==> flow/design.v <==
module pwmblink(
    input  logic clk,
    input  logic rst,
    output logic RGB_R,
    output logic RGB_B,
    output logic RGB_G
);
    parameter CLKMAX = 12000000;  
    logic [31:0] counter;
    logic [8:0] x;  
    logic [7:0] sharktooth;  
    logic [7:0] red;
    logic [7:0] green;
    logic [7:0] blue;
    always_ff @(posedge clk) begin
        if (rst) begin
            counter <= 0;
            x <= 0;
            sharktooth <= 0;
        end else begin
        if (counter >= CLKMAX/360) begin
            counter <= 0;
            if (x >= 359) begin
                x <= 0;
            end
            else begin
                x <= x + 1;
            end
            end
        else begin
            counter <= counter + 1;
        end
        sharktooth <= sharktooth + 1;
        end
    end
    always_comb begin
        if(x < 60) begin
            green = 255*x/60;
            blue = 0;
            red  = 255;
        end else if (x < 120) begin
            green = 255;
            blue = 0;
            red  = 255 - 255*(x-60)/60;
        end else if (x < 180) begin
            green = 255;
            blue = 255*(x-120)/60;
            red  = 0;
        end else if (x < 240) begin
            green = 255 - 255*(x-180)/60;
            blue = 255;
            red  = 0;
        end else if (x < 300) begin
            green = 0;
            blue = 255;
            red  = 255*(x-240)/60;
        end else begin
            green = 0;
            blue = 255 - 255*(x-300)/60;
            red  = 255;
        end
    end
    assign {RGB_R, RGB_G, RGB_B} = {sharktooth < red, sharktooth < green, sharktooth < blue};
endmodule
Tool chain data of pwmblink
Tool output for the design above, in the order of the flow.
Line numbers count from 1 in the design file above.
Library cell names are shortened.
The mark -- stands for no value.
- top: pwmblink
- clock: clk
- standard-cell library: sky130hd
- corner: tt_025C_1v80

Word level
Counts by Yosys on the flattened word-level netlist (proc, flatten, opt, wreduce; memories kept). Register bits leave out memories and registers merged into their read ports (data or address); mux counts leave out enables and synchronous resets folded into registers. Print and check cells are left out. Cells with the same type and inputs are merged into one.
- noted input port bits: 2
- noted register bits: 49
- output and inout bits: 3
- cells after elaboration: 52
- noted $lt $le $gt $ge: 10
- div/mod/pow operators at 6
- multiply operators: 6
- noted multiplexer cells: 15
- noted reduce/logical cells: 1
- $add $sub $neg at 11
- operators with widths (kind ; count):
    32-bit by 6-bit divider with 32-bit output (second input constant) ; 6
    9-bit by 10-bit multiplier with 19-bit output (first input constant) ; 5
    8-bit by 9-bit multiplier with 17-bit output (first input constant) ; 1
    8-bit two-way mux ; 14
    32-bit by 1-bit adder with 32-bit output (second input constant) ; 1
    32-bit by 16-bit >= comparator with 1-bit output (second input constant) ; 1
    8-bit subtractor (first input constant) ; 3
    8-bit less-than comparator ; 3
    9-bit by 8-bit subtractor with 10-bit output (second input constant) ; 2
    9-bit by 8-bit less-than comparator with 1-bit output (second input constant) ; 2
    9-bit by 6-bit subtractor with 10-bit output (second input constant) ; 1
    9-bit by 7-bit subtractor with 10-bit output (second input constant) ; 1
    9-bit by 9-bit subtractor with 10-bit output (second input constant) ; 1
    9-bit by 1-bit adder with 9-bit output (second input constant) ; 1
    9-bit by 6-bit less-than comparator with 1-bit output (second input constant) ; 1
    9-bit by 7-bit less-than comparator with 1-bit output (second input constant) ; 1
    9-bit >= comparator (second input constant) ; 1
    9-bit less-than comparator (second input constant) ; 1
    9-bit two-way mux ; 1
    8-bit by 1-bit adder with 8-bit output (second input constant) ; 1
    2-bit OR reduction ; 1

Depth
Longest topological path by Yosys (ltp), each cell counted once; first at word level (registers and memories cut), then after technology mapping (sequential cells cut; the memories' decode and read muxes count).
- word-level depth: 10
- ABC_AREA: 0
- noted gate-level depth with buffers: 56
- gate-level depth less buffers at 47

Mapped cells and area
Yosys stat after the flow's synthesis: flattened, memories mapped to cells. It holds for the ABC_AREA given above (unset counts as 0); a run with the other value may have another netlist.
Totals and module areas in this step are rounded.
- cell types (cell ; count ; total area (µm²)):
    fa_1 ; 226 ; 4.52E+03
    ha_1 ; 237 ; 2.97E+03
    inv_1 ; 428 ; 1.61E+03
    dfxtp_1 ; 49 ; 980.941
    xnor2_1 ; 92 ; 805.773
    a21oi_1 ; 144 ; 720.691
    nor2_1 ; 138 ; 517.997
    xor2_1 ; 54 ; 472.954
    nand2_1 ; 125 ; 469.2
    o21ai_0 ; 93 ; 465.446
    a211oi_1 ; 43 ; 322.81
    o211ai_1 ; 40 ; 300.288
    nand3_1 ; 55 ; 275.264
    a21o_1 ; 36 ; 270.259
    mux2i_1 ; 20 ; 200.192
    nor3_1 ; 34 ; 170.163
    clkbuf_1 ; 45 ; 168.912
    a31oi_1 ; 23 ; 143.888
Other cell types: 88; their cells: 376.
- mapped cells at 2258
- buffer cells: 66
- noted area of sequential cells: 980 µm²
- flip-flop cells: 49
- noted synthesis area: 18000 µm²

Worst setup path after synthesis
Source: OpenSTA report_checks on the synthesized netlist (no wires, ideal clock, input and output delay 20% of the period each), path of least setup slack; recovery checks are left aside. Register names are those of the netlist, which keeps one name where synthesis merged equal registers.
- kind: reg-to-output
- from: reg x[4]
- to: out RGB_R
- time at the first pin: 0.000 ns
- noted path delay: 13.382 ns
- noted data required time: 32.000 ns
- driving pins on the path at 52
- path slack at 18.618 ns
- buffers on the path at 6
- noted period: 40.0 ns
- arrival at 13.382 ns
- external output delay at 8.000 ns
- period reached after synthesis: 21.382 ns
"path delay" is the arrival time less input delay plus setup time.
At an output port there is no setup time.
"driving pins on the path": output pins that drive a net of the path, with the launching flip-flop's if there is one; two outputs of one cell count as two.
"period reached after synthesis" = period - worst setup slack (recovery checks aside). The figure is calculated, with input and output delays left at 20% of the set period.
The rows between start and end are the longest chain of elaborated cells between them; the timing report does not say that the signal goes this way. Where chains are equally long, one stands for them.
A line is the first line of the expression or statement that the cell stems from. Yosys adds cells for indexed reads and writes and turns some case tables into memories.
A register here has more assigning lines than the two given.
- cells stage by stage: dfxtp_1 > buf_1 > inv_1 > ha_1 > and2_1 > o211ai_4 > clkbuf_1 > and2_1 > clkbuf_1 > inv_1 > fa_1 > inv_1 > fa_1 > inv_1 > fa_1 > inv_1 > fa_1 > ha_1 > [16 not listed] > xnor2_1 > a21boi_1 > o2111a_1 > buf_4 > o211ai_1 > a22o_1 > a211oi_4 > nor2b_1 > a2bb2o_4 > or3_1 > buf_2 > o221a_1 > ha_1 > a21o_1 > a21oi_1 > nand2_1 > o31a_1 > a21oi_1
- cells in the longest elaborated chain at 9
- elaborated cells between the ends (all ways): 18
- RTL lines with such cells at 8
- those cells by class: add/sub: 3; mul: 2; div: 2; compare: 6; mux: 5
- RTL lines, path post-synthesis (element ; RTL line ; RTL):
    from (decl) ; 10 ; logic [8:0] x;
    from (assign) ; 18 ; x <= 0;
    from (assign) ; 27 ; x <= x + 1;
    9-bit by 8-bit subtractor with 10-bit output ; 56 ; red  = 255*(x-240)/60;
    9-bit by 10-bit multiplier with 19-bit output ; 56 ;
    32-bit by 6-bit divider with 32-bit output ; 56 ;
    8-bit two-way mux ; 53 ; end else if (x < 300) begin
    8-bit two-way mux ; 49 ; end else if (x < 240) begin
    8-bit two-way mux ; 45 ; end else if (x < 180) begin
    8-bit two-way mux ; 41 ; end else if (x < 120) begin
    8-bit two-way mux ; 37 ; if(x < 60) begin
    8-bit less-than comparator ; 63 ; assign {RGB_R, RGB_G, RGB_B} = {sharktooth < red, sharktooth < green, sharktooth < blue};
    to (decl) ; 4 ; output logic RGB_R,

Path in the finished layout
Path of least setup slack in the final report of run 1 (OpenROAD, finished layout, wires in). Where an end is a register, its clock arrival counts in the times.
- kind: reg-to-output
- from: reg x[6]
- to: out RGB_R
- noted period: 21.5 ns
- noted data required time: 17.20 ns
- arrival at 17.37 ns
- driving pins on the path at 53
- path slack at -0.17 ns
- time at the first pin: 0.34 ns
- external output delay at 4.30 ns
- buffers on the path at 5
The rows between start and end are the longest chain of elaborated cells between them; the timing report does not say that the signal goes this way. Where chains are equally long, one stands for them.
A register here has more assigning lines than the two given.
- cells stage by stage: dfxtp_1 > buf_2 > inv_1 > ha_1 > a31oi_4 > xnor2_2 > inv_1 > nor2_1 > nor2_1 > ha_1 > or2_2 > fa_1 > fa_1 > inv_1 > fa_1 > inv_1 > ha_1 > nor4_1 > [17 not listed] > o2111a_1 > buf_4 > or2_1 > o21ai_1 > a31oi_1 > o21ai_2 > a2bb2o_4 > or3_1 > buf_2 > nor2_1 > o221a_1 > ha_1 > a21o_1 > a21oi_1 > nand2_1 > o31a_1 > a21oi_1 > clkdlybuf4s50_1
- cells in the longest elaborated chain at 9
- elaborated cells between the ends (all ways): 18
- RTL lines with such cells at 8
- those cells by class: add/sub: 3; mul: 2; div: 2; compare: 6; mux: 5
- RTL lines, path after layout (element ; RTL line ; RTL):
    from (decl) ; 10 ; logic [8:0] x;
    from (assign) ; 18 ; x <= 0;
    from (assign) ; 27 ; x <= x + 1;
    9-bit by 8-bit subtractor with 10-bit output ; 56 ; red  = 255*(x-240)/60;
    9-bit by 10-bit multiplier with 19-bit output ; 56 ;
    32-bit by 6-bit divider with 32-bit output ; 56 ;
    8-bit two-way mux ; 53 ; end else if (x < 300) begin
    8-bit two-way mux ; 49 ; end else if (x < 240) begin
    8-bit two-way mux ; 45 ; end else if (x < 180) begin
    8-bit two-way mux ; 41 ; end else if (x < 120) begin
    8-bit two-way mux ; 37 ; if(x < 60) begin
    8-bit less-than comparator ; 63 ; assign {RGB_R, RGB_G, RGB_B} = {sharktooth < red, sharktooth < green, sharktooth < blue};
    to (decl) ; 4 ; output logic RGB_R,

Lab notebook: pwmblink

2 stored runs of pwmblink in the flow (synthesis by Yosys, layout by OpenROAD, sky130hd cells), in arbitrary order. Constraints: input delay and output delay 20% of the set period each, output load 0.01 pF.
"reached clock period" is the run's clock period less its worst setup slack. It is reckoned from that one timing run; input and output delays stay at 20% of the period that was set.
"worst setup path time" = time allowed to the worst setup path (clock period - input delay - output delay, where it has them) - its slack; a late launch clock adds to it, a late capture clock takes from it.
"overall power": no workload was simulated; the value follows from the tool's default switching activity.
Measured values are rounded.

Run 1

==> flow/run.sh <==
#!/bin/bash
# the make line also repeats the synthesis and layout settings of config.mk as NAME=value (left out here)
make -C /OpenROAD-flow-scripts/flow DESIGN_CONFIG=/design/flow/config.mk WORK_HOME=/design/flow/orfs CLKGATE_MAP_FILE= finish
==> flow/config.mk <==
export PLATFORM = sky130hd
export DESIGN_NAME = pwmblink
export DESIGN_NICKNAME = pwmblink
export VERILOG_FILES = /design/flow/design.v
export SDC_FILE = /design/flow/constraint.sdc
export NUM_CORES = 4
export LEC_CHECK = 0
export ABC_AREA = 0
export CAP_MARGIN = 40
export CELL_PAD_IN_SITES_DETAIL_PLACEMENT = 2
export CELL_PAD_IN_SITES_GLOBAL_PLACEMENT = 1
export CORE_ASPECT_RATIO = 0.85
export CORE_MARGIN = 2
export CORE_UTILIZATION = 28
export CTS_CLUSTER_DIAMETER = 176
export GPL_ROUTABILITY_DRIVEN = 0
export GPL_TIMING_DRIVEN = 0
export MAX_ROUTING_LAYER = met5
export MIN_ROUTING_LAYER = met2
export SETUP_SLACK_MARGIN = -1.02
export SLEW_MARGIN = 40
==> flow/constraint.sdc <==
create_clock -name core_clock -period 21.5 [get_ports {clk}]
set_input_delay 4.3000 -clock core_clock [delete_from_list [all_inputs] [get_ports {clk}]]
set_output_delay 4.3000 -clock core_clock [all_outputs]
set_load 0.01 [all_outputs]

Measured in run 1:
- noted the cell area after synthesis: 18,000 µm²
- noted the area of the die: 68,000 µm²
- std-cell area (final layout) at 20,000 µm²
- post-layout utilization at 31 %
- worst setup slack after layout at -0.17 ns
- total negative slack on setup checks: -0.17 ns
- noted the lowest hold slack: 0.49 ns
- noted the overall power: 1.2 mW
- noted the reached clock period: 21.674 ns
- worst setup path time: 17.37 ns
- kind of the worst setup path: reg-to-output

Run 2

==> flow/run.sh <==
#!/bin/bash
# the make line also repeats the synthesis and layout settings of config.mk as NAME=value (left out here)
make -C /OpenROAD-flow-scripts/flow DESIGN_CONFIG=/design/flow/config.mk WORK_HOME=/design/flow/orfs CLKGATE_MAP_FILE= finish
==> flow/config.mk <==
export PLATFORM = sky130hd
export DESIGN_NAME = pwmblink
export DESIGN_NICKNAME = pwmblink
export VERILOG_FILES = /design/flow/design.v
export SDC_FILE = /design/flow/constraint.sdc
export NUM_CORES = 4
export LEC_CHECK = 0
export ABC_AREA = 0
export CAP_MARGIN = 5
export CELL_PAD_IN_SITES_DETAIL_PLACEMENT = 2
export CELL_PAD_IN_SITES_GLOBAL_PLACEMENT = 1
export CORE_ASPECT_RATIO = 0.85
export CORE_MARGIN = 2
export CORE_UTILIZATION = 28
export CTS_CLUSTER_DIAMETER = 176
export GPL_ROUTABILITY_DRIVEN = 0
export GPL_TIMING_DRIVEN = 0
export MAX_ROUTING_LAYER = met4
export MIN_ROUTING_LAYER = met2
export SLEW_MARGIN = 40
==> flow/constraint.sdc <==
create_clock -name core_clock -period 21.5 [get_ports {clk}]
set_input_delay 4.3000 -clock core_clock [delete_from_list [all_inputs] [get_ports {clk}]]
set_output_delay 4.3000 -clock core_clock [all_outputs]
set_load 0.01 [all_outputs]

Measured in run 2:
- noted the cell area after synthesis: 18,000 µm²
- noted the area of the die: 68,000 µm²
- std-cell area (final layout) at 20,000 µm²
- post-layout utilization at 31 %
- worst setup slack after layout at 0.045 ns
- total negative slack on setup checks: 0.000 ns
- noted the lowest hold slack: 0.49 ns
- noted the overall power: 1.2 mW
- noted the reached clock period: 21.455 ns
- worst setup path time: 17.16 ns
- kind of the worst setup path: reg-to-output
